==> flow/design.v <==
`timescale 1ns/1ns
module alu(
    input wire [15:0] a, b,
    input wire [3:0] alu_op,
    output reg [15:0] alu_result,
    output  wire zero
);
    always @(*) begin
    case (alu_op)
        4'b0000: alu_result = a + b;
        4'b0001: alu_result = a - b;
        4'b0010: alu_result = a & b;
        4'b0011 : alu_result = a | b;
        4'b0100: alu_result = a ^ b;
        4'b0101: alu_result = ($signed(a) < $signed(b)) ? 16'd1 : 16'd0;
        default : alu_result = 16'd0;
    endcase
end
    assign zero = (alu_result == 16'd0);
endmodule
module control(
    input wire [3:0] opcode,
    input wire is_nop,
    output reg reg_write,
    output reg alu_src,
    output reg mem_read,
    output reg mem_write,
    output reg mem_to_reg,
    output reg branch,
    output reg branch_ne,
    output reg jump,
    output reg halt,
    output reg [3:0] alu_op
);
    always @(*) begin
        reg_write = 0; alu_src = 0;
        mem_read = 0; mem_write = 0; mem_to_reg = 0;
        branch = 0; branch_ne = 0; jump = 0;
        halt = 0;
        alu_op = 4'b0000;
        if (is_nop) begin
        end else case (opcode)
            4'h0  : begin reg_write=1; alu_op=4'b0000; end
            4'h1  : begin reg_write=1; alu_op=4'b0001; end
            4'h2  : begin reg_write=1; alu_op=4'b0010; end
            4'h3   : begin reg_write=1; alu_op=4'b0011; end
            4'h4  : begin reg_write=1; alu_op=4'b0100; end
            4'h5  : begin reg_write=1; alu_op=4'b0101; end
            4'h6 : begin reg_write=1; alu_src=1; end
            4'h7 : begin reg_write=1; alu_src=1; alu_op=4'b0010; end
            4'h8  : begin reg_write=1; alu_src=1; alu_op=4'b0011; end
            4'h9 : begin reg_write=1; alu_src=1; alu_op=4'b0100; end
            4'hA   : begin reg_write=1; alu_src=1; mem_read=1; mem_to_reg=1; end
            4'hB   : begin alu_src=1; mem_write=1; end
            4'hC  : begin branch=1; alu_op=4'b0001; end
            4'hD  : begin branch_ne=1; alu_op=4'b0001; end
            4'hE : begin jump=1; end
            4'hF : begin halt=1; end
        endcase
    end
endmodule
`timescale 1ns/1ns
module regfile(
    input wire clk,
    input wire rst,
    input wire reg_write,
    input wire [3:0] rs1,
    input wire [3:0] rs2,
    input wire [3:0] rd,
    input wire [15:0] rd_data,
    output wire [15:0] rs1_data,
    output wire [15:0] rs2_data
);
    reg [15:0] regs [0:15];
    integer i;
    always @(posedge clk or posedge rst) begin
        if (rst) begin
            for (i = 0; i < 16; i = i + 1)
                regs[i] <= 16'd0;
        end 
        else if (reg_write && rd != 4'd0) begin
            regs[rd] <= rd_data;
        end
    end
    wire [15:0] rs1_raw = (rs1 == 4'd0) ? 16'd0 : regs[rs1];
    wire [15:0] rs2_raw = (rs2 == 4'd0) ? 16'd0 : regs[rs2];
    assign rs1_data = (reg_write && (rd == rs1) && (rd != 4'd0)) ? rd_data : rs1_raw;
    assign rs2_data = (reg_write && (rd == rs2) && (rd != 4'd0)) ? rd_data : rs2_raw;
endmodule
`timescale 1ns/1ns
module hazard_unit (
    input wire [3:0] ifid_rs1,
    input wire [3:0] ifid_rs2,
    input wire [3:0] idex_rd,
    input wire idex_mem_read,
    output reg pc_write,       
    output reg ifid_write,     
    output reg idex_flush      
);
    always @(*) begin
        pc_write = 1'b1;
        ifid_write = 1'b1;
        idex_flush = 1'b0;
        if (idex_mem_read &&
            (idex_rd != 4'd0) &&
            ((idex_rd == ifid_rs1) || (idex_rd == ifid_rs2))) begin
            pc_write = 1'b0;       
            ifid_write = 1'b0;     
            idex_flush = 1'b1;     
        end
    end
endmodule
`timescale 1ns/1ns
module forwarding_unit (
    input wire [3:0] idex_rs1,
    input wire [3:0] idex_rs2,
    input wire exmem_reg_write,
    input wire exmem_mem_to_reg,
    input wire [3:0] exmem_rd,
    input wire memwb_reg_write,
    input wire [3:0] memwb_rd,
    input wire wb_reg_write,
    input wire [3:0] wb_rd,
    output reg [1:0] forward_a,     
    output reg [1:0] forward_b      
);
    always @(*) begin
        forward_a = 2'b00;
        forward_b = 2'b00;
        if (exmem_reg_write && !exmem_mem_to_reg &&
            exmem_rd != 4'd0 &&
            exmem_rd == idex_rs1) begin
            forward_a = 2'b10;
        end
        else if (memwb_reg_write && memwb_rd != 4'd0 &&
                 !(exmem_reg_write && !exmem_mem_to_reg && exmem_rd == idex_rs1) &&
                 memwb_rd == idex_rs1) begin
            forward_a = 2'b01;
        end
        else if (wb_reg_write && wb_rd != 4'd0 && wb_rd == idex_rs1) begin
            forward_a = 2'b11;
        end
        if (exmem_reg_write && !exmem_mem_to_reg &&
            exmem_rd != 4'd0 &&
            exmem_rd == idex_rs2) begin
            forward_b = 2'b10;
        end
        else if (memwb_reg_write && memwb_rd != 4'd0 &&
                 !(exmem_reg_write && !exmem_mem_to_reg && exmem_rd == idex_rs2) &&
                 memwb_rd == idex_rs2) begin
            forward_b = 2'b01;
        end
        else if (wb_reg_write && wb_rd != 4'd0 && wb_rd == idex_rs2) begin
            forward_b = 2'b11;
        end
    end
endmodule
`timescale 1ns/1ns
module pipe_if_id (
    input wire clk,
    input wire rst,
    input wire stall,            
    input wire flush,            
    input wire [15:0] if_pc,
    input wire [15:0] if_instr,
    output reg [15:0] id_pc,
    output reg [15:0] id_instr
);
    always @(posedge clk or posedge rst) begin
        if (rst) begin
            id_pc <= 16'd0;
            id_instr <= 16'h0000;
        end
        else if (flush) begin
            id_pc <= 16'd0;
            id_instr <= 16'h0000;   
        end 
        else if (!stall) begin
            id_pc <= if_pc;
            id_instr <= if_instr;
        end
    end
endmodule
`timescale 1ns/1ns
module pipe_id_ex (
    input wire clk,
    input wire rst,
    input wire flush,
    input wire [15:0] id_pc,
    input wire [15:0] id_rs1_data,
    input wire [15:0] id_rs2_data,
    input wire [15:0] id_imm,
    input wire [3:0] id_rs1,
    input wire [3:0] id_rs2,
    input wire [3:0] id_rd,
    input wire [3:0] id_alu_op,
    input wire id_reg_write,
    input wire id_alu_src,
    input wire id_mem_read,
    input wire id_mem_write,
    input wire id_mem_to_reg,
    input wire id_branch,
    input wire id_branch_ne,
    output reg [15:0] ex_pc,
    output reg [15:0] ex_rs1_data,
    output reg [15:0] ex_rs2_data,
    output reg [15:0] ex_imm,
    output reg [3:0] ex_rs1,
    output reg [3:0] ex_rs2,
    output reg [3:0] ex_rd,
    output reg [3:0] ex_alu_op,
    output reg ex_reg_write,
    output reg ex_alu_src,
    output reg ex_mem_read,
    output reg ex_mem_write,
    output reg ex_mem_to_reg,
    output reg ex_branch,
    output reg ex_branch_ne
);
    always @(posedge clk or posedge rst) begin
        if (rst) begin
            ex_pc <= 16'd0;
            ex_rs1_data <= 16'd0;
            ex_rs2_data <= 16'd0;
            ex_imm <= 16'd0;
            ex_rs1 <= 4'd0;
            ex_rs2 <= 4'd0;
            ex_rd <= 4'd0;
            ex_alu_op <= 4'd0;
            ex_reg_write <= 1'b0;
            ex_alu_src <= 1'b0;
            ex_mem_read <= 1'b0;
            ex_mem_write <= 1'b0;
            ex_mem_to_reg <= 1'b0;
            ex_branch <= 1'b0;
            ex_branch_ne <= 1'b0;
        end
        else if (flush) begin
            ex_pc <= 16'd0;
            ex_rs1_data <= 16'd0;
            ex_rs2_data <= 16'd0;
            ex_imm <= 16'd0;
            ex_rs1 <= 4'd0;
            ex_rs2 <= 4'd0;
            ex_rd <= 4'd0;
            ex_alu_op <= 4'd0;
            ex_reg_write <= 1'b0;
            ex_alu_src <= 1'b0;
            ex_mem_read <= 1'b0;
            ex_mem_write <= 1'b0;
            ex_mem_to_reg <= 1'b0;
            ex_branch <= 1'b0;
            ex_branch_ne <= 1'b0;
        end
        else begin
            ex_pc <= id_pc;
            ex_rs1_data <= id_rs1_data;
            ex_rs2_data <= id_rs2_data;
            ex_imm <= id_imm;
            ex_rs1 <= id_rs1;
            ex_rs2 <= id_rs2;
            ex_rd <= id_rd;
            ex_alu_op <= id_alu_op;
            ex_reg_write <= id_reg_write;
            ex_alu_src <= id_alu_src;
            ex_mem_read <= id_mem_read;
            ex_mem_write <= id_mem_write;
            ex_mem_to_reg <= id_mem_to_reg;
            ex_branch <= id_branch;
            ex_branch_ne <= id_branch_ne;
        end
    end
endmodule
`timescale 1ns/1ns
module pipe_ex1_ex2 (
    input wire clk,
    input wire rst,
    input wire flush,            
    input wire [15:0] ex1_alu_result,
    input wire [15:0] ex1_rs2_data,
    input wire [15:0] ex1_branch_target,
    input wire [3:0] ex1_rd,
    input wire ex1_zero,
    input wire ex1_reg_write,
    input wire ex1_mem_read,
    input wire ex1_mem_write,
    input wire ex1_mem_to_reg,
    input wire ex1_branch,
    input wire ex1_branch_ne,
    output reg [15:0] ex2_alu_result,
    output reg [15:0] ex2_rs2_data,
    output reg [15:0] ex2_branch_target,
    output reg [3:0] ex2_rd,
    output reg ex2_zero,
    output reg ex2_reg_write,
    output reg ex2_mem_read,
    output reg ex2_mem_write,
    output reg ex2_mem_to_reg,
    output reg ex2_branch,
    output reg ex2_branch_ne
);
    always @(posedge clk or posedge rst) begin
        if (rst) begin
            ex2_alu_result <= 16'd0;
            ex2_rs2_data <= 16'd0;
            ex2_branch_target <= 16'd0;
            ex2_rd <= 4'd0;
            ex2_zero <= 1'b0;
            ex2_reg_write <= 1'b0;
            ex2_mem_read <= 1'b0;
            ex2_mem_write <= 1'b0;
            ex2_mem_to_reg <= 1'b0;
            ex2_branch <= 1'b0;
            ex2_branch_ne <= 1'b0;
        end 
        else if (flush) begin
            ex2_alu_result <= ex1_alu_result;
            ex2_rs2_data <= ex1_rs2_data;
            ex2_branch_target <= ex1_branch_target;
            ex2_rd <= ex1_rd;
            ex2_zero <= ex1_zero;
            ex2_reg_write <= 1'b0;
            ex2_mem_read <= 1'b0;
            ex2_mem_write <= 1'b0;
            ex2_mem_to_reg <= 1'b0;
            ex2_branch <= 1'b0;
            ex2_branch_ne <= 1'b0;
        end
        else begin
            ex2_alu_result <= ex1_alu_result;
            ex2_rs2_data <= ex1_rs2_data;
            ex2_branch_target <= ex1_branch_target;
            ex2_rd <= ex1_rd;
            ex2_zero <= ex1_zero;
            ex2_reg_write <= ex1_reg_write;
            ex2_mem_read <= ex1_mem_read;
            ex2_mem_write <= ex1_mem_write;
            ex2_mem_to_reg <= ex1_mem_to_reg;
            ex2_branch <= ex1_branch;
            ex2_branch_ne <= ex1_branch_ne;
        end
    end
endmodule
`timescale 1ns/1ns
module pipe_ex2_mem (
    input wire clk,
    input wire rst,
    input wire flush_mem,        
    input wire [15:0] ex2_alu_result,
    input wire [15:0] ex2_rs2_data,
    input wire [3:0]  ex2_rd,
    input wire [15:0] ex2_branch_target,
    input wire ex2_zero,
    input wire ex2_reg_write,
    input wire ex2_mem_read,
    input wire ex2_mem_write,
    input wire ex2_mem_to_reg,
    input wire ex2_branch,
    input wire ex2_branch_ne,
    output reg [15:0] mem_alu_result,
    output reg [15:0] mem_rs2_data,
    output reg [3:0]  mem_rd,
    output reg [15:0] mem_branch_target,
    output reg mem_zero,
    output reg mem_reg_write,
    output reg mem_mem_read,
    output reg mem_mem_write,
    output reg mem_mem_to_reg,
    output reg mem_branch,
    output reg mem_branch_ne
);
    always @(posedge clk or posedge rst) begin
        if (rst) begin
            mem_alu_result    <= 16'd0;
            mem_rs2_data      <= 16'd0;
            mem_rd            <= 4'd0;
            mem_branch_target <= 16'd0;
            mem_zero          <= 1'b0;
            mem_reg_write     <= 1'b0;
            mem_mem_read      <= 1'b0;
            mem_mem_write     <= 1'b0;
            mem_mem_to_reg    <= 1'b0;
            mem_branch        <= 1'b0;
            mem_branch_ne     <= 1'b0;
        end 
        else if (flush_mem) begin
            mem_alu_result    <= 16'd0;
            mem_rs2_data      <= 16'd0;
            mem_rd            <= 4'd0;
            mem_branch_target <= 16'd0;
            mem_zero          <= 1'b0;
            mem_reg_write     <= 1'b0;
            mem_mem_read      <= 1'b0;
            mem_mem_write     <= 1'b0;
            mem_mem_to_reg    <= 1'b0;
            mem_branch        <= 1'b0;
            mem_branch_ne     <= 1'b0;
        end 
        else begin
            mem_alu_result    <= ex2_alu_result;
            mem_rs2_data      <= ex2_rs2_data;
            mem_rd            <= ex2_rd;
            mem_branch_target <= ex2_branch_target;
            mem_zero          <= ex2_zero;
            mem_reg_write     <= ex2_reg_write;
            mem_mem_read      <= ex2_mem_read;
            mem_mem_write     <= ex2_mem_write;
            mem_mem_to_reg    <= ex2_mem_to_reg;
            mem_branch        <= ex2_branch;
            mem_branch_ne     <= ex2_branch_ne;
        end
    end
endmodule
`timescale 1ns/1ns
module pipe_mem_wb(
    input wire clk,
    input wire rst,
    input wire flush,           
    input wire mem_to_reg_in,
    input wire reg_write_in,
    input wire [15:0] alu_result_in,
    input wire [15:0] mem_data_in,
    input wire [3:0] rd_in,
    output reg mem_to_reg,
    output reg reg_write,
    output reg [15:0] alu_result,
    output reg [15:0] mem_data,
    output reg [3:0] rd
);
    always @(posedge clk or posedge rst) begin
        if (rst) begin
            mem_to_reg <= 1'b0;
            reg_write  <= 1'b0;
            alu_result <= 16'd0;
            mem_data   <= 16'd0;
            rd         <= 4'd0;
        end
        else if (flush) begin
            mem_to_reg <= 1'b0;
            reg_write  <= 1'b0;
            alu_result <= 16'd0;
            mem_data   <= 16'd0;
            rd         <= 4'd0;
        end
        else begin
            mem_to_reg <= mem_to_reg_in;
            reg_write  <= reg_write_in;
            alu_result <= alu_result_in;
            mem_data   <= mem_data_in;
            rd         <= rd_in;
        end
    end
endmodule
`timescale 1ns/1ns
module if_stage(
    input wire clk,
    input wire rst,
    input wire stall_if,           
    input wire flush_if,           
    input wire halt,               
    input wire branch_taken,       
    input wire [15:0] branch_target,   
    input wire jump_taken,         
    input wire [15:0] jump_target,     
    output wire [7:0] imem_addr,
    input wire [15:0] imem_data,
    output reg [15:0] if_pc,       
    output wire [15:0] if_instr    
);
    assign imem_addr = if_pc[7:0];
    assign if_instr = imem_data;
    always @(posedge clk or posedge rst) begin
        if (rst) begin
            if_pc <= 16'd0;
        end
        else if (branch_taken) begin
            if_pc <= branch_target;
        end
        else if (!stall_if && !halt) begin
            if (jump_taken) begin
                if_pc <= jump_target;
            end
            else begin
                if_pc <= if_pc + 16'd1;
            end
        end
    end
endmodule
`timescale 1ns/1ns
module cpu_top_pipeline (
    input wire clk,
    input wire rst,
    output wire [7:0]  imem_addr,
    input  wire [15:0] imem_data,
    output wire [7:0]  dmem_addr,
    output wire [15:0] dmem_wdata,
    output wire        dmem_we,
    input  wire [15:0] dmem_rdata,
    output wire        halted
);
    wire [15:0] if_pc, if_instr;
    wire if_stall, if_flush;
    wire [15:0] id_pc, id_instr;
    wire [3:0] id_opcode, id_rd, id_rs1, id_rs2;
    wire [15:0] id_rs1_data, id_rs2_data, id_imm;
    wire id_reg_write, id_alu_src, id_mem_read, id_mem_write, id_mem_to_reg;
    wire id_branch, id_branch_ne, id_jump;
    wire [3:0] id_alu_op;
    wire id_halt, id_pc_write;
    wire [15:0] ex1_pc, ex1_rs1_data, ex1_rs2_data, ex1_imm;
    wire [3:0] ex1_rd, ex1_rs1, ex1_rs2, ex1_alu_op;
    wire ex1_reg_write, ex1_alu_src, ex1_mem_read, ex1_mem_write, ex1_mem_to_reg;
    wire ex1_branch, ex1_branch_ne;
    wire [15:0] ex1_alu_result, ex1_branch_target;
    wire ex1_zero;
    wire [1:0] forward_a, forward_b;
    wire [15:0] ex1_rs1_fwd, ex1_rs2_fwd;
    wire [15:0] ex2_alu_result, ex2_rs2_data, ex2_branch_target;
    wire [3:0] ex2_rd;
    wire ex2_reg_write, ex2_mem_read, ex2_mem_write, ex2_mem_to_reg;
    wire ex2_branch, ex2_branch_ne, ex2_zero;
    wire [15:0] mem_alu_result, mem_rs2_data, mem_read_data, mem_branch_target;
    wire [3:0] mem_rd;
    wire mem_reg_write, mem_mem_read, mem_mem_write, mem_mem_to_reg;
    wire mem_branch, mem_branch_ne, mem_zero;
    wire [15:0] wb_alu_result, wb_mem_data, wb_write_data;
    wire [3:0] wb_rd;
    wire wb_reg_write, wb_mem_to_reg;
    wire stall_signal, flush_signal;
    wire branch_taken, jump_taken;
    wire [15:0] jump_target;
    wire ifid_write_en;
    reg fetch_stop;
    reg halt_ex1, halt_ex2, halt_mem, halt_wb;
    wire id_halt_go;
    assign halted = halt_wb;
    always @(posedge clk or posedge rst) begin
        if (rst) begin
            fetch_stop <= 1'b0;
            halt_ex1 <= 1'b0;
            halt_ex2 <= 1'b0;
            halt_mem <= 1'b0;
            halt_wb <= 1'b0;
        end
        else begin
            if (branch_taken)
                fetch_stop <= 1'b0;
            else if (id_halt_go)
                fetch_stop <= 1'b1;
            halt_ex1 <= id_halt_go;
            halt_ex2 <= halt_ex1 && !branch_taken;
            halt_mem <= halt_ex2;
            halt_wb <= halt_wb || halt_mem;
        end
    end
    hazard_unit u_hazard (
        .ifid_rs1(id_rs1),
        .ifid_rs2(id_rs2),
        .idex_rd(ex1_rd),
        .idex_mem_read(ex1_mem_read),
        .pc_write(id_pc_write),
        .ifid_write(ifid_write_en),
        .idex_flush(flush_signal)
    );
    assign stall_signal = ~ifid_write_en;
    assign jump_taken = id_jump && !stall_signal && !branch_taken && !fetch_stop;
    assign id_halt_go = id_halt && !stall_signal && !branch_taken && !fetch_stop;
    assign jump_target = {{4{id_instr[11]}}, id_instr[11:0]};   
    assign branch_taken = (ex2_branch && ex2_zero) || (ex2_branch_ne && !ex2_zero);
    assign if_flush = branch_taken || jump_taken || id_halt_go || fetch_stop;
    if_stage u_if (
        .clk(clk),
        .rst(rst),
        .stall_if(stall_signal),
        .flush_if(if_flush),
        .halt(fetch_stop || id_halt_go),
        .branch_taken(branch_taken),
        .branch_target(ex2_branch_target),
        .jump_taken(jump_taken),
        .jump_target(jump_target),
        .imem_addr(imem_addr),
        .imem_data(imem_data),
        .if_pc(if_pc),
        .if_instr(if_instr)
    );
    pipe_if_id u_if_id (
        .clk(clk),
        .rst(rst),
        .stall(stall_signal),
        .flush(if_flush),
        .if_pc(if_pc),
        .if_instr(if_instr),
        .id_pc(id_pc),
        .id_instr(id_instr)
    );
    assign id_opcode = id_instr[15:12];
    assign id_rd = id_instr[11:8];
    assign id_rs1 = id_instr[7:4];
    assign id_rs2 = id_instr[3:0];
    assign id_imm = {{12{id_instr[3]}}, id_instr[3:0]};   
    control u_ctrl (
        .opcode(id_opcode),
        .is_nop(id_instr == 16'h0000),
        .reg_write(id_reg_write),
        .alu_src(id_alu_src),
        .mem_read(id_mem_read),
        .mem_write(id_mem_write),
        .mem_to_reg(id_mem_to_reg),
        .branch(id_branch),
        .branch_ne(id_branch_ne),
        .jump(id_jump),
        .alu_op(id_alu_op),
        .halt(id_halt)
    );
    regfile u_rf (
        .clk(clk),
        .rst(rst),
        .reg_write(wb_reg_write),
        .rs1(id_rs1),
        .rs2(id_rs2),
        .rd(wb_rd),
        .rd_data(wb_write_data),
        .rs1_data(id_rs1_data),
        .rs2_data(id_rs2_data)
    );
    pipe_id_ex u_id_ex (
        .clk(clk),
        .rst(rst),
        .flush(flush_signal || if_flush),
        .id_pc(id_pc),
        .id_rs1(id_rs1),
        .id_rs2(id_rs2),
        .id_rd(id_rd),
        .id_rs1_data(id_rs1_data),
        .id_rs2_data(id_rs2_data),
        .id_imm(id_imm),
        .id_alu_op(id_alu_op),
        .id_reg_write(id_reg_write),
        .id_alu_src(id_alu_src),
        .id_mem_read(id_mem_read),
        .id_mem_write(id_mem_write),
        .id_mem_to_reg(id_mem_to_reg),
        .id_branch(id_branch),
        .id_branch_ne(id_branch_ne),
        .ex_pc(ex1_pc),
        .ex_rs1(ex1_rs1),
        .ex_rs2(ex1_rs2),
        .ex_rd(ex1_rd),
        .ex_rs1_data(ex1_rs1_data),
        .ex_rs2_data(ex1_rs2_data),
        .ex_imm(ex1_imm),
        .ex_alu_op(ex1_alu_op),
        .ex_reg_write(ex1_reg_write),
        .ex_alu_src(ex1_alu_src),
        .ex_mem_read(ex1_mem_read),
        .ex_mem_write(ex1_mem_write),
        .ex_mem_to_reg(ex1_mem_to_reg),
        .ex_branch(ex1_branch),
        .ex_branch_ne(ex1_branch_ne)
    );
    forwarding_unit u_fwd (
        .idex_rs1(ex1_rs1),
        .idex_rs2(ex1_rs2),
        .exmem_reg_write(ex2_reg_write),
        .exmem_mem_to_reg(ex2_mem_to_reg),
        .exmem_rd(ex2_rd),
        .memwb_reg_write(mem_reg_write),
        .memwb_rd(mem_rd),
        .wb_reg_write(wb_reg_write),
        .wb_rd(wb_rd),
        .forward_a(forward_a),
        .forward_b(forward_b)
    );
    wire [15:0] mem_fwd_data = mem_mem_to_reg ? mem_read_data : mem_alu_result;
    assign ex1_rs1_fwd = (forward_a == 2'b10) ? ex2_alu_result :
                         (forward_a == 2'b01) ? mem_fwd_data : 
                         (forward_a == 2'b11) ? wb_write_data :
                         ex1_rs1_data;
    assign ex1_rs2_fwd = (forward_b == 2'b10) ? ex2_alu_result :
                         (forward_b == 2'b01) ? mem_fwd_data : 
                         (forward_b == 2'b11) ? wb_write_data :
                         ex1_rs2_data;
    wire [15:0] alu_input_b = ex1_alu_src ? ex1_imm : ex1_rs2_fwd;
    alu u_alu (
        .a(ex1_rs1_fwd),
        .b(alu_input_b),
        .alu_op(ex1_alu_op),
        .alu_result(ex1_alu_result),
        .zero(ex1_zero)
    );
    assign ex1_branch_target = ex1_pc + ex1_imm;
    pipe_ex1_ex2 u_ex1_ex2 (
        .clk(clk),
        .rst(rst),
        .flush(branch_taken),
        .ex1_alu_result(ex1_alu_result),
        .ex1_rs2_data(ex1_rs2_fwd),
        .ex1_rd(ex1_rd),
        .ex1_branch_target(ex1_branch_target),
        .ex1_zero(ex1_zero),
        .ex1_reg_write(ex1_reg_write),
        .ex1_mem_read(ex1_mem_read),
        .ex1_mem_write(ex1_mem_write),
        .ex1_mem_to_reg(ex1_mem_to_reg),
        .ex1_branch(ex1_branch),
        .ex1_branch_ne(ex1_branch_ne),
        .ex2_alu_result(ex2_alu_result),
        .ex2_rs2_data(ex2_rs2_data),
        .ex2_rd(ex2_rd),
        .ex2_branch_target(ex2_branch_target),
        .ex2_zero(ex2_zero),
        .ex2_reg_write(ex2_reg_write),
        .ex2_mem_read(ex2_mem_read),
        .ex2_mem_write(ex2_mem_write),
        .ex2_mem_to_reg(ex2_mem_to_reg),
        .ex2_branch(ex2_branch),
        .ex2_branch_ne(ex2_branch_ne)
    );
    pipe_ex2_mem u_ex2_mem (
        .clk(clk),
        .rst(rst),
        .flush_mem(1'b0),
        .ex2_alu_result(ex2_alu_result),
        .ex2_rs2_data(ex2_rs2_data),
        .ex2_rd(ex2_rd),
        .ex2_branch_target(ex2_branch_target),
        .ex2_reg_write(ex2_reg_write),
        .ex2_mem_read(ex2_mem_read),
        .ex2_mem_write(ex2_mem_write),
        .ex2_mem_to_reg(ex2_mem_to_reg),
        .ex2_branch(ex2_branch),
        .ex2_branch_ne(ex2_branch_ne),
        .ex2_zero(ex2_zero),
        .mem_alu_result(mem_alu_result),
        .mem_rs2_data(mem_rs2_data),
        .mem_rd(mem_rd),
        .mem_branch_target(mem_branch_target),
        .mem_reg_write(mem_reg_write),
        .mem_mem_read(mem_mem_read),
        .mem_mem_write(mem_mem_write),
        .mem_mem_to_reg(mem_mem_to_reg),
        .mem_branch(mem_branch),
        .mem_branch_ne(mem_branch_ne),
        .mem_zero(mem_zero)
    );
    assign dmem_addr = mem_alu_result[7:0];
    assign dmem_wdata = mem_rs2_data;
    assign dmem_we = mem_mem_write;
    assign mem_read_data = dmem_rdata;
    pipe_mem_wb u_mem_wb (
        .clk(clk),
        .rst(rst),
        .flush(1'b0),
        .mem_to_reg_in(mem_mem_to_reg),
        .reg_write_in(mem_reg_write),
        .alu_result_in(mem_alu_result),
        .mem_data_in(mem_read_data),
        .rd_in(mem_rd),
        .mem_to_reg(wb_mem_to_reg),
        .reg_write(wb_reg_write),
        .alu_result(wb_alu_result),
        .mem_data(wb_mem_data),
        .rd(wb_rd)
    );
    assign wb_write_data = wb_mem_to_reg ? wb_mem_data : wb_alu_result;
endmodule
--- tool output ---
# Step by step through the tools: cpu_top_pipeline

Each step is given for the RTL above and for the edited RTL.
"before" refers to lines of the RTL above, "after" to lines of the edited file.
"change" is "after" less "before", of the values as shown.
Operators: Yosys type, input widths -> output width; for muxes data width and select width s.
A cell with - has no value.

Top module: cpu_top_pipeline
Clock: clk
Cell library: sky130hd
Corner: tt_025C_1v80

# Edit of the RTL

The edit as a unified diff against the file above.
The edit is scripted: it alters the design's behaviour and was not made to optimise anything.

```diff
@@ -425,5 +425,5 @@
     output reg reg_write,
     output reg [15:0] alu_result,
-    output reg [15:0] mem_data,
+    output reg [11:0] mem_data,
     output reg [3:0] rd
 );
```

# Elaborated design

Yosys after proc, flatten, opt, wreduce and memory -nomap, before mapping. Print and check cells are not counted. Equal cells are merged and count once.
Memory sizes are those after Yosys's memory passes, which may raise the word count (mostly to a power of two), join words into wider ones and drop unused or constant bits.

Cells by class:

| what                          | before | after | change |
| shifts and indexed selects    | 0      | 0     | 0 |
| $add $sub $neg                | 4      | 4     | 0 |
| multiply operators            | 0      | 0     | 0 |
| bitwise gates (word level)    | 3      | 3     | 0 |
| multiplexer cells             | 64     | 64    | 0 |
| equality and inequality tests | 67     | 67    | 0 |
| reduce/logical cells          | 72     | 72    | 0 |
| div/mod/pow operators         | 0      | 0     | 0 |
| $lt $le $gt $ge               | 1      | 1     | 0 |

Operators by type and width:

| operator              | before | after | change |
| $logic_and 1x1->1     | 30     | 30    | 0 |
| $mux 1                | 26     | 26    | 0 |
| $eq 4x4->1 const B    | 24     | 24    | 0 |
| $mux 16               | 24     | 24    | 0 |
| $reduce_and 2->1      | 15     | 15    | 0 |
| $eq 4x3->1 const B    | 14     | 14    | 0 |
| $eq 4x4->1            | 10     | 10    | 0 |
| $eq 4x2->1 const B    | 8      | 8     | 0 |
| $logic_not 1->1       | 8      | 8     | 0 |
| $logic_or 1x1->1      | 8      | 8     | 0 |
| $mux 2                | 6      | 6     | 0 |
| $mux 4                | 5      | 5     | 0 |
| $eq 2x2->1 const B    | 4      | 4     | 0 |
| $eq 4x1->1 const B    | 4      | 4     | 0 |
| $reduce_bool 4->1     | 4      | 4     | 0 |
| $logic_not 4->1       | 3      | 3     | 0 |
| $add 16x16->16        | 2      | 2     | 0 |
| $eq 2x1->1 const B    | 2      | 2     | 0 |
| $logic_not 16->1      | 2      | 2     | 0 |
| $pmux 16 s15          | 2      | 2     | 0 |
| $reduce_bool 2->1     | 2      | 2     | 0 |
| $add 16x1->16 const B | 1      | 1     | 0 |
| $and 16x16->16        | 1      | 1     | 0 |
| $lt 16x16->1          | 1      | 1     | 0 |
| $ne 2x2->1 const B    | 1      | 1     | 0 |
| $or 16x16->16         | 1      | 1     | 0 |
| $pmux 16 s6           | 1      | 1     | 0 |
| $sub 16x16->16        | 1      | 1     | 0 |
| $xor 16x16->16        | 1      | 1     | 0 |

Bit counts:

| what                            | before | after | change |
| bits in writable memories       | 0      | 0     | 0 |
| output and inout port bits      | 34     | 34    | 0 |
| memory bits (read-only)         | 192    | 192   | 0 |
| word width x clocked read ports | 0      | 0     | 0 |
| bits of input ports             | 34     | 34    | 0 |
| register bits                   | 515    | 511   | -4 |
| word-level cells                | 271    | 271   | 0 |
| latch bits                      | 0      | 0     | 0 |
| memories                        | 1      | 1     | 0 |

Memory list:

| what                                         | before      | after |
| shape (words x width / read and write ports) | 16x12 r1 w0 | 16x12 r1 w0 |

# Longest topological paths

Depth = most cells in a row (Yosys ltp): at word level without a register or memory, in the mapped netlist without a sequential cell, where the memories' decode and read muxes count.

Depth:

| what                         | before | after | change |
| depth after elaboration      | 17     | 17    | 0 |
| ABC_AREA                     | 0      | 0     | - |
| mapped depth                 | 22     | 22    | 0 |
| mapped depth without buffers | 19     | 20    | +1 |

# Mapped cells and area

Source: synth_stat.txt of the flow (Yosys; design flattened, memories mapped). It holds for the ABC_AREA given above (unset counts as 0); a run with the other value may have another netlist.

Synthesis totals:

| what                             | before  | after   | change |
| cell area after synthesis (um^2) | 23506.3 | 23209.8 | -296.5 |
| mapped cells                     | 2503    | 2444    | -59 |
| flip-flops                       | 465     | 461     | -4 |

Cells by type:

| cell type                 | before | after | change |
| sky130_fd_sc_hd__nor2_1   | 361    | 157   | -204 |
| sky130_fd_sc_hd__nand2_1  | 152    | 330   | +178 |
| sky130_fd_sc_hd__o21ai_0  | 157    | 309   | +152 |
| sky130_fd_sc_hd__a21oi_1  | 294    | 143   | -151 |
| sky130_fd_sc_hd__a211oi_1 | 41     | 18    | -23 |
| sky130_fd_sc_hd__o211ai_1 | 9      | 32    | +23 |
| sky130_fd_sc_hd__clkbuf_1 | 167    | 148   | -19 |
| sky130_fd_sc_hd__inv_1    | 71     | 56    | -15 |
| sky130_fd_sc_hd__a22oi_1  | 126    | 112   | -14 |
| sky130_fd_sc_hd__buf_2    | 6      | 20    | +14 |
| sky130_fd_sc_hd__a221oi_1 | 21     | 34    | +13 |
| sky130_fd_sc_hd__a211o_1  | 11     | 1     | -10 |
| sky130_fd_sc_hd__o21a_1   | 11     | 21    | +10 |
| sky130_fd_sc_hd__nand4_1  | 23     | 14    | -9 |
| sky130_fd_sc_hd__nand3_1  | 37     | 29    | -8 |
| sky130_fd_sc_hd__and4_1   | 20     | 28    | +8 |
| sky130_fd_sc_hd__and3_1   | 10     | 3     | -7 |
| sky130_fd_sc_hd__o311ai_0 | 10     | 4     | -6 |

Not every row of either side is listed.
The figures by module come from a second, unflattened synthesis with its own total; it is not the netlist above.

Second synthesis, totals:

| what                                           | before  | after   | change |
| cells (unflattened synthesis)                  | 2749    | 2747    | -2 |
| area total of the unflattened synthesis (um^2) | 30395.4 | 30078.8 | -316.6 |

Each row is one instance without its submodules.

By module, before:

| module           | cells | times used | area (um^2) |
| regfile          | 1306  | 1          | 14176.1 |
| pipe_id_ex       | 184   | 1          | 2791.4 |
| alu              | 389   | 1          | 2667.6 |
| cpu_top_pipeline | 215   | 1          | 2402.3 |
| pipe_ex2_mem     | 125   | 1          | 1888.1 |
| pipe_ex1_ex2     | 66    | 1          | 1517.7 |
| if_stage         | 183   | 1          | 1476.4 |
| pipe_mem_wb      | 81    | 1          | 1406.3 |
| pipe_if_id       | 104   | 1          | 1327.5 |
| forwarding_unit  | 48    | 1          | 406.6 |
| control          | 34    | 1          | 203.9 |
| hazard_unit      | 14    | 1          | 131.4 |

By module, after:

| module           | cells | times used | area (um^2) |
| regfile          | 1306  | 1          | 14176.1 |
| pipe_id_ex       | 184   | 1          | 2791.4 |
| alu              | 389   | 1          | 2667.6 |
| cpu_top_pipeline | 222   | 1          | 2381.0 |
| pipe_ex2_mem     | 125   | 1          | 1888.1 |
| pipe_ex1_ex2     | 66    | 1          | 1517.7 |
| if_stage         | 183   | 1          | 1476.4 |
| pipe_if_id       | 104   | 1          | 1327.5 |
| pipe_mem_wb      | 72    | 1          | 1111.1 |
| forwarding_unit  | 48    | 1          | 406.6 |
| control          | 34    | 1          | 203.9 |
| hazard_unit      | 14    | 1          | 131.4 |

# Path before layout

Source: OpenSTA report_checks on the synthesized netlist (no wires, ideal clock, input and output delay 20% of the period each), path of least setup slack; recovery checks are left aside. Register names are those of the netlist, which keeps one name where synthesis merged equal registers.

Path after synthesis:

| what                                | before                      | after                       | change |
| path type                           | reg-to-reg                  | reg-to-reg                  | - |
| start                               | register u_id_ex.ex_imm[14] | register u_id_ex.ex_imm[14] | - |
| end                                 | register u_ex1_ex2.ex2_zero | register u_ex1_ex2.ex2_zero | - |
| setup slack (ns)                    | 0.564                       | 0.730                       | +0.166 |
| arrival (ns)                        | 4.841                       | 4.690                       | -0.151 |
| driving pins on the path            | 21                          | 21                          | 0 |
| clock period (ns)                   | 5.5                         | 5.5                         | 0.0 |
| path delay (ns)                     | 4.936                       | 4.770                       | -0.166 |
| period reached after synthesis (ns) | 4.936                       | 4.77                        | -0.166 |

"path delay" is the arrival time less input delay plus setup time.
"driving pins on the path": output pins that drive a net of the path, with the launching flip-flop's if there is one; two outputs of one cell count as two.
"period reached after synthesis" is the clock period less the worst setup slack; recovery checks do not enter. This is arithmetic on one report: input and output delays are still those of the set period (20% each).
The rows between start and end are the longest chain of elaborated cells between them; the timing report does not say that the signal goes this way. Where chains are equally long, one stands for them.
A line is the first line of the expression or statement that the cell stems from. Yosys adds cells for indexed reads and writes and turns some case tables into memories.
A register here has more assigning lines than the two given.

On the way, after synthesis, before:
Cells stage by stage: sky130_fd_sc_hd__dfrtp_1 -> sky130_fd_sc_hd__clkbuf_1 -> sky130_fd_sc_hd__inv_1 -> sky130_fd_sc_hd__a221o_1 -> sky130_fd_sc_hd__nor4_1 -> sky130_fd_sc_hd__nand2_1 -> sky130_fd_sc_hd__and2_1 -> sky130_fd_sc_hd__clkbuf_1 -> sky130_fd_sc_hd__a211o_1 -> sky130_fd_sc_hd__a31oi_1 -> sky130_fd_sc_hd__mux2i_1 -> sky130_fd_sc_hd__fa_1 -> sky130_fd_sc_hd__nand2b_1 -> sky130_fd_sc_hd__a211o_1 -> sky130_fd_sc_hd__a21oi_2 -> sky130_fd_sc_hd__a311oi_1 -> sky130_fd_sc_hd__a221o_1 -> sky130_fd_sc_hd__or4_1 -> sky130_fd_sc_hd__a2111oi_2 -> sky130_fd_sc_hd__nand4b_1 -> sky130_fd_sc_hd__nor4b_2
Length of the longest elaborated chain: 5

Ends and longest elaborated chain, after synthesis, before:

| what             | line | text |
| from (decl)      | 207  | `output reg [15:0] ex_imm,` |
| from (assign)    | 225  | `ex_imm <= 16'd0;` |
| from (assign)    | 259  | `ex_imm <= id_imm;` |
| $mux 16          | 683  | `wire [15:0] alu_input_b = ex1_alu_src ? ex1_imm : ex1_rs2_fwd;` |
| $lt 16x16->1     | 15   | `4'b0101: alu_result = ($signed(a) < $signed(b)) ? 16'd1 : 16'd0;` |
| $mux 1           | 15   |  |
| $pmux 16 s6      | 9    | `case (alu_op)` |
| $logic_not 16->1 | 19   | `assign zero = (alu_result == 16'd0);` |
| to (assign)      | 321  | `ex2_zero <= ex1_zero;` |
| to (assign)      | 334  | `ex2_zero <= ex1_zero;` |
| to (decl)        | 294  | `output reg ex2_zero,` |

Some nets on the timed path still bear RTL names; the line given drives or declares the net.

Named nets, after synthesis, before:

| net               | line | text |
| ex1_rs2_fwd[1]    | 679  | `assign ex1_rs2_fwd = (forward_b == 2'b10) ? ex2_alu_result :` |
| ex1_alu_result[6] | 9    |  |

On the way, after synthesis, after:
Cells stage by stage: sky130_fd_sc_hd__dfrtp_1 -> sky130_fd_sc_hd__clkbuf_1 -> sky130_fd_sc_hd__xnor2_1 -> sky130_fd_sc_hd__nand4_1 -> sky130_fd_sc_hd__a311oi_1 -> sky130_fd_sc_hd__clkbuf_1 -> sky130_fd_sc_hd__nand2_1 -> sky130_fd_sc_hd__a31oi_1 -> sky130_fd_sc_hd__mux2_2 -> sky130_fd_sc_hd__ha_1 -> sky130_fd_sc_hd__inv_1 -> sky130_fd_sc_hd__fa_1 -> sky130_fd_sc_hd__nand2b_1 -> sky130_fd_sc_hd__a21oi_1 -> sky130_fd_sc_hd__o21a_1 -> sky130_fd_sc_hd__a41oi_2 -> sky130_fd_sc_hd__o21ai_1 -> sky130_fd_sc_hd__a2111oi_0 -> sky130_fd_sc_hd__o31a_1 -> sky130_fd_sc_hd__or4_1 -> sky130_fd_sc_hd__nor3_2

Ends and longest elaborated chain, after synthesis, after:

| what          | line | text |
| from (decl)   | 207  | `output reg [15:0] ex_imm,` |
| from (assign) | 225  | `ex_imm <= 16'd0;` |
| from (assign) | 259  | `ex_imm <= id_imm;` |
| to (assign)   | 321  | `ex2_zero <= ex1_zero;` |
| to (assign)   | 334  | `ex2_zero <= ex1_zero;` |
| to (decl)     | 294  | `output reg ex2_zero,` |

after: No chain of elaborated cells between the ends is given.

Named nets, after synthesis, after:

| net                | line | text |
| ex1_rs2_fwd[0]     | 679  | `assign ex1_rs2_fwd = (forward_b == 2'b10) ? ex2_alu_result :` |
| ex1_alu_result[14] | 9    | `case (alu_op)` |

# Timing after layout

From the final timing report of each run of set A: the path of least setup slack in the routed layout; clock arrival at registers is part of the times.

Path post-layout:

| what                     | before                      | after                        | change |
| path type                | reg-to-reg                  | reg-to-reg                   | - |
| start                    | register u_mem_wb.rd[3]     | register u_ex1_ex2.ex2_rd[1] | - |
| end                      | register u_ex1_ex2.ex2_zero | register u_ex1_ex2.ex2_zero  | - |
| driving pins on the path | 19                          | 19                           | 0 |
| arrival (ns)             | 5.74                        | 5.76                         | +0.02 |
| setup slack (ns)         | 0.28                        | 0.27                         | -0.01 |
| clock period (ns)        | 5.5                         | 5.5                          | 0.0 |

A register here has more assigning lines than the two given.

On the way, post-layout, before:
Cells stage by stage: sky130_fd_sc_hd__dfrtp_1 -> sky130_fd_sc_hd__o41ai_2 -> sky130_fd_sc_hd__nor2_4 -> sky130_fd_sc_hd__buf_6 -> sky130_fd_sc_hd__a211o_1 -> sky130_fd_sc_hd__a31oi_2 -> sky130_fd_sc_hd__mux2_2 -> sky130_fd_sc_hd__ha_1 -> sky130_fd_sc_hd__inv_1 -> sky130_fd_sc_hd__fa_1 -> sky130_fd_sc_hd__nand2b_2 -> sky130_fd_sc_hd__a211o_1 -> sky130_fd_sc_hd__a21oi_2 -> sky130_fd_sc_hd__a311oi_1 -> sky130_fd_sc_hd__a221o_1 -> sky130_fd_sc_hd__or4_1 -> sky130_fd_sc_hd__a2111oi_2 -> sky130_fd_sc_hd__nand4b_1 -> sky130_fd_sc_hd__nor4b_2

Ends and longest elaborated chain, post-layout, before:

| what          | line | text |
| from (decl)   | 428  | `output reg [3:0] rd` |
| from (assign) | 436  | `rd         <= 4'd0;` |
| from (assign) | 450  | `rd         <= rd_in;` |
| to (assign)   | 321  | `ex2_zero <= ex1_zero;` |
| to (assign)   | 334  | `ex2_zero <= ex1_zero;` |
| to (decl)     | 294  | `output reg ex2_zero,` |

before: No chain of elaborated cells between the ends is given.
Some nets on the timed path still bear RTL names; the line given drives or declares the net.

Named nets, post-layout, before:

| net               | line | text |
| ex1_rs2_fwd[0]    | 679  | `assign ex1_rs2_fwd = (forward_b == 2'b10) ? ex2_alu_result :` |
| ex1_alu_result[6] | 9    | `case (alu_op)` |

On the way, post-layout, after:
Cells stage by stage: sky130_fd_sc_hd__dfrtp_1 -> sky130_fd_sc_hd__or4_1 -> sky130_fd_sc_hd__nand4_1 -> sky130_fd_sc_hd__buf_4 -> sky130_fd_sc_hd__nor2_1 -> sky130_fd_sc_hd__a31oi_1 -> sky130_fd_sc_hd__mux2_2 -> sky130_fd_sc_hd__ha_1 -> sky130_fd_sc_hd__inv_1 -> sky130_fd_sc_hd__fa_1 -> sky130_fd_sc_hd__nand2b_1 -> sky130_fd_sc_hd__a21oi_1 -> sky130_fd_sc_hd__o21a_1 -> sky130_fd_sc_hd__a41oi_2 -> sky130_fd_sc_hd__o21ai_1 -> sky130_fd_sc_hd__a2111oi_0 -> sky130_fd_sc_hd__o31a_1 -> sky130_fd_sc_hd__or4_1 -> sky130_fd_sc_hd__nor3_2

Ends and longest elaborated chain, post-layout, after:

| what          | line | text |
| from (decl)   | 293  | `output reg [3:0] ex2_rd,` |
| from (assign) | 320  | `ex2_rd <= ex1_rd;` |
| from (assign) | 333  | `ex2_rd <= ex1_rd;` |
| to (assign)   | 321  | `ex2_zero <= ex1_zero;` |
| to (assign)   | 334  | `ex2_zero <= ex1_zero;` |
| to (decl)     | 294  | `output reg ex2_zero,` |

after: No chain of elaborated cells between the ends is given.

Named nets, post-layout, after:

| net                | line | text |
| ex1_rs2_fwd[0]     | 679  | `assign ex1_rs2_fwd = (forward_b == 2'b10) ? ex2_alu_result :` |
| ex1_alu_result[14] | 9    | `case (alu_op)` |

# Measured runs

Runs of the flow (Yosys, OpenROAD) on both versions; the two runs of a pair have the same settings. The constraints put input and output delay at 20% of the set period each and load the outputs with 0.01 pF.

Flow settings, set A:
CORE_UTILIZATION: 40
PLACE_DENSITY: 0.6
period_ns: 5.5
CAP_MARGIN: 20
CORE_MARGIN: 2
SLEW_MARGIN: 20

Measured results, set A:

| what                                   | before  | after   | change |
| clock period achieved (ns)             | 5.221   | 5.232   | +0.011 |
| die footprint (um^2)                   | 60720.4 | 59966.2 | -754.2 |
| smallest setup slack (ns)              | 0.279   | 0.268   | -0.011 |
| worst-case hold slack (ns)             | 0.349   | 0.347   | -0.002 |
| standard-cell area after layout (um^2) | 27211.1 | 26733.1 | -478.0 |
| chip area in the Yosys report (um^2)   | 23506.3 | 23209.8 | -296.5 |
| post-route setup TNS (ns)              | 0.000   | 0.000   | 0.000 |
| utilization in the final report (%)    | 47.0    | 46.4    | -0.6 |

Flow settings, set B:
CAP_MARGIN: 0
CORE_ASPECT_RATIO: 1.65
CORE_UTILIZATION: 27
GPL_ROUTABILITY_DRIVEN: 1
MAX_ROUTING_LAYER: met5
PLACE_DENSITY_LB_ADDON: 0.21
SLEW_MARGIN: 0
period_ns: 5.2
CORE_MARGIN: 2

Measured results, set B:

| what                                   | before  | after   | change |
| clock period achieved (ns)             | 5.025   | 4.954   | -0.071 |
| die footprint (um^2)                   | 89511.4 | 88397.8 | -1113.6 |
| smallest setup slack (ns)              | 0.175   | 0.246   | +0.071 |
| worst-case hold slack (ns)             | 0.349   | 0.349   | 0.000 |
| standard-cell area after layout (um^2) | 28081.9 | 27371.3 | -710.6 |
| chip area in the Yosys report (um^2)   | 23506.3 | 23209.8 | -296.5 |
| post-route setup TNS (ns)              | 0.000   | 0.000   | 0.000 |
| utilization in the final report (%)    | 32.4    | 32.0    | -0.4 |

"clock period achieved" = clock period - worst setup slack. The figure is calculated, with input and output delays left at 20% of the set period.
--- end ---
